==> flow/design.v <==
module MAC_Unit #(parameter WIDTH=32) (
    input logic clk,
    input logic reset,
    input  logic [WIDTH-1:0] a,
    input  logic [WIDTH-1:0] b,
    output logic [WIDTH*2-1:0] result
);
    logic [WIDTH-1:0] a_reg, b_reg;
    logic [WIDTH*2-1:0] mult_result;  
    always_ff@(posedge clk or posedge reset) begin
        if (reset) begin
            a_reg <= '0;
            b_reg <= '0;
            mult_result <= '0;
            result <= '0;
        end else begin
            a_reg <= a;
            b_reg <= b;
            mult_result <= a_reg * b_reg;  
            result <= mult_result + result;  
        end 
    end
endmodule
# Reports on MAC_Unit
# What the tools print for MAC_Unit, step after step.
# Line numbers count from 1 in the design file above.
# Operators: Yosys type, input widths -> output width; for muxes data width and select width s.
# Not given: --
# design
top_module	MAC_Unit
clock_port	clk
library	sky130hd
corner	tt_025C_1v80

# After elaboration
# Yosys after proc, flatten, opt, wreduce and memory -nomap, before mapping. Enables and synchronous resets that opt folds into registers are not counted as muxes. Memory bits, and registers merged into a memory's read port (data or address), are not among the register bits. Print and check cells are not counted. Equal cells are merged and count once.
# classes
n_addsub	1
mul	1
# ops
operator	count
$mul 32x32->64	1
$add 64x64->64	1
# word_totals
word_cells	6
regBits	192
in_bits	66

# Logic depth
# Depth = most cells in a row (Yosys ltp): at word level without a register or memory, in the mapped netlist without a sequential cell, where the memories' decode and read muxes count.
# logic_depth
word_depth	1
abc_area	1
ltp_mapped	32
depth_no_buf	31

# After synthesis
# The flow's flattened synthesis, as Yosys stat reports it; memories are mapped. The netlist is that of the ABC_AREA named above (0 if unset); the other value can give another one.
# mapped
seq_area_um2	4804.6
cell_count	6504
buf_cells	192
mapped_area_um2	46927.5
flip_flops	192
# by_type
cell_type	count	area_total_um2
sky130_fd_sc_hd__fa_1	897	1.8E+04
sky130_fd_sc_hd__nand2_1	2176	8.17E+03
sky130_fd_sc_hd__inv_1	2126	7.98E+03
sky130_fd_sc_hd__dfrtp_1	192	4.8E+03
sky130_fd_sc_hd__ha_1	326	4.08E+03
sky130_fd_sc_hd__nor2_1	208	780.749
sky130_fd_sc_hd__clkbuf_1	192	720.691
sky130_fd_sc_hd__xor2_1	64	560.538
sky130_fd_sc_hd__nand3_1	108	540.518
sky130_fd_sc_hd__a21oi_1	81	405.389
sky130_fd_sc_hd__nand4_1	30	187.68
sky130_fd_sc_hd__nor3_1	24	120.115
sky130_fd_sc_hd__nor2_2	18	112.608
sky130_fd_sc_hd__o21bai_1	15	112.608
sky130_fd_sc_hd__nand3_2	11	110.106
sky130_fd_sc_hd__nand2_2	15	93.84
sky130_fd_sc_hd__nor3_2	7	70.067
sky130_fd_sc_hd__xnor2_1	4	35.034
# Not listed: further types 5, cells in them 10.

# Worst setup path after synthesis
# OpenSTA on the mapped netlist: ideal clock, no wires. The path of least setup slack (recovery checks aside). Input and output delay are each 20% of the period. Register names are those of the netlist, which keeps one name where synthesis merged equal registers.
# synth_timing
path_kind	register -> register
start	register a_reg[30]
end	register mult_result[61]
delay_ps	6158
tclk_ps	9000
stages	27
setup_slack_ps	2842
t_first_pin_ps	0
arrival_ps	6041
n_path_buf	1
setup_ps	117
synth_period_reached_ps	6158
# "delay_ps" is the arrival time less input delay plus setup time.
# "stages" counts driving pins, that of a launching flip-flop among them; a cell with two outputs on the path counts twice.
# "synth_period_reached_ps" = period - worst setup slack (recovery checks aside). The figure is calculated, with input and output delays left at 20% of the set period.
# Between the ends stands the longest chain of elaborated cells between them, by number of cells; it is not shown to be the way that was timed. Of several equally long chains one is given.
# A line is the first line of the expression or statement that the cell stems from. Yosys adds cells for indexed reads and writes and turns some case tables into memories.
# synth_between
cell_sequence	sky130_fd_sc_hd__dfrtp_1 sky130_fd_sc_hd__clkbuf_1 sky130_fd_sc_hd__nand2_1 sky130_fd_sc_hd__fa_1 sky130_fd_sc_hd__inv_1 sky130_fd_sc_hd__fa_1 sky130_fd_sc_hd__fa_1 sky130_fd_sc_hd__inv_1 sky130_fd_sc_hd__fa_1 sky130_fd_sc_hd__inv_1 sky130_fd_sc_hd__fa_1 sky130_fd_sc_hd__fa_1 sky130_fd_sc_hd__fa_1 sky130_fd_sc_hd__inv_1 sky130_fd_sc_hd__fa_1 sky130_fd_sc_hd__inv_1 sky130_fd_sc_hd__ha_1 sky130_fd_sc_hd__nand2_1 sky130_fd_sc_hd__inv_1 sky130_fd_sc_hd__a21oi_1 sky130_fd_sc_hd__nand2_1 sky130_fd_sc_hd__nand2_1 sky130_fd_sc_hd__nand2_1 sky130_fd_sc_hd__a21oi_1 sky130_fd_sc_hd__nand2_1 sky130_fd_sc_hd__nand2_1 sky130_fd_sc_hd__nand2_1
elab_chain_cells	1
cone_cells	1
classes_between	mul (1)
# synth_rtl
item	line	rtl
from (decl)	8	logic [WIDTH-1:0] a_reg, b_reg;
from (assign)	12	a_reg <= '0;
from (assign)	17	a_reg <= a;
$mul 32x32->64	19	mult_result <= a_reg * b_reg;
to (assign)	14	mult_result <= '0;
to (assign)	19
to (decl)	9	logic [WIDTH*2-1:0] mult_result;

# Path in the finished layout
# Path of least setup slack in the final report of run 1 (OpenROAD, finished layout, wires in). Where an end is a register, its clock arrival counts in the times.
# The path's times are printed in steps of 10 ps; the period is the one set.
# layout_timing
path_kind	register -> register
start	register a_reg[7]
end	register mult_result[43]
tclk_ps	10700
setup_ps	130
setup_slack_ps	2750
n_path_buf	1
stages	25
arrival_ps	8390
t_first_pin_ps	590
# Between the ends stands the longest chain of elaborated cells between them, by number of cells; it is not shown to be the way that was timed. Of several equally long chains one is given.
# layout_between
cell_sequence	sky130_fd_sc_hd__dfrtp_2 sky130_fd_sc_hd__buf_4 sky130_fd_sc_hd__nand2_1 sky130_fd_sc_hd__fa_1 sky130_fd_sc_hd__fa_1 sky130_fd_sc_hd__fa_1 sky130_fd_sc_hd__fa_1 sky130_fd_sc_hd__fa_1 sky130_fd_sc_hd__inv_1 sky130_fd_sc_hd__fa_1 sky130_fd_sc_hd__fa_1 sky130_fd_sc_hd__inv_1 sky130_fd_sc_hd__fa_1 sky130_fd_sc_hd__inv_1 sky130_fd_sc_hd__ha_1 sky130_fd_sc_hd__nand2_1 sky130_fd_sc_hd__inv_1 sky130_fd_sc_hd__nand2_1 sky130_fd_sc_hd__nand2_1 sky130_fd_sc_hd__a21oi_1 sky130_fd_sc_hd__nand3_2 sky130_fd_sc_hd__nand3_1 sky130_fd_sc_hd__nand2_1 sky130_fd_sc_hd__nand2_1 sky130_fd_sc_hd__nand2_1
elab_chain_cells	1
cone_cells	1
classes_between	mul (1)
# layout_rtl
item	line	rtl
from (decl)	8	logic [WIDTH-1:0] a_reg, b_reg;
from (assign)	12	a_reg <= '0;
from (assign)	17	a_reg <= a;
$mul 32x32->64	19	mult_result <= a_reg * b_reg;
to (assign)	14	mult_result <= '0;
to (assign)	19
to (decl)	9	logic [WIDTH*2-1:0] mult_result;

# MAC_Unit through Yosys and OpenROAD on sky130hd: 5 stored runs, unordered, with their settings and measured results. The constraints put input and output delay at 20% of the set period each and load the outputs with 0.01 pF.
# "worst_path_time_ps" is the time allowed to the run's worst setup path (the clock period less input and output delay, where it has them) less its slack. Clock arrival times count: a late capture clock shortens it, a late launch clock lengthens it.
# "worst_path_time_ps" is known to 10 ps.
# Settings: -- = not set for that run.
# Among the results, -- means that no value is shown for the run.
run name	ABC_AREA	CAP_MARGIN	CELL_PAD_IN_SITES_DETAIL_PLACEMENT	CELL_PAD_IN_SITES_GLOBAL_PLACEMENT	CORE_ASPECT_RATIO	CORE_MARGIN	CORE_UTILIZATION	CTS_CLUSTER_DIAMETER	CTS_CLUSTER_SIZE	GPL_ROUTABILITY_DRIVEN	GPL_TIMING_DRIVEN	HOLD_SLACK_MARGIN	MAX_ROUTING_LAYER	MIN_ROUTING_LAYER	PLACE_DENSITY_LB_ADDON	SETUP_SLACK_MARGIN	SLEW_MARGIN	TNS_END_PERCENT	period_ns	PLACE_DENSITY	worst_setup_slack_ps	final_util_frac	worst_path_time_ps	critical_path_kind	design.die.area_um2	fin_hold_ws_ps	final_stdcell_area_um2	synthArea_um2
run 1	1	35	1	0	1.28	10	52	354	29	0	1	-0.02	met5	met2	0.01	1.01	40	80	10.7	--	2747	0.561	7950	register -> register	102753.0	476	50130.6	46927.5
run 2	1	35	1	0	1.28	10	24	354	63	0	0	-0.02	met5	met2	0.01	1.01	40	80	10.7	--	2001	0.271	8700	register -> register	213754.0	481	52718.1	46927.5
run 3	1	20	--	2	--	10	72	--	--	--	--	--	--	met1	--	--	20	--	5.4	--	--	--	--	--	--	--	--	--
run 4	1	20	--	--	1.87	2	58	--	--	1	1	--	met4	--	0.05	--	40	95	5.25	--	-1301	0.703	6550	register -> register	83312.7	474	56346.5	46927.5
run 5	--	35	--	1	1.28	2	24	354	--	1	0	--	met4	met2	--	1.01	20	--	8.31	0.73	253	0.297	8060	register -> register	178230.0	479	51483.1	41962.7
# Run 3: stopped before the end: placement reported GPL-0301
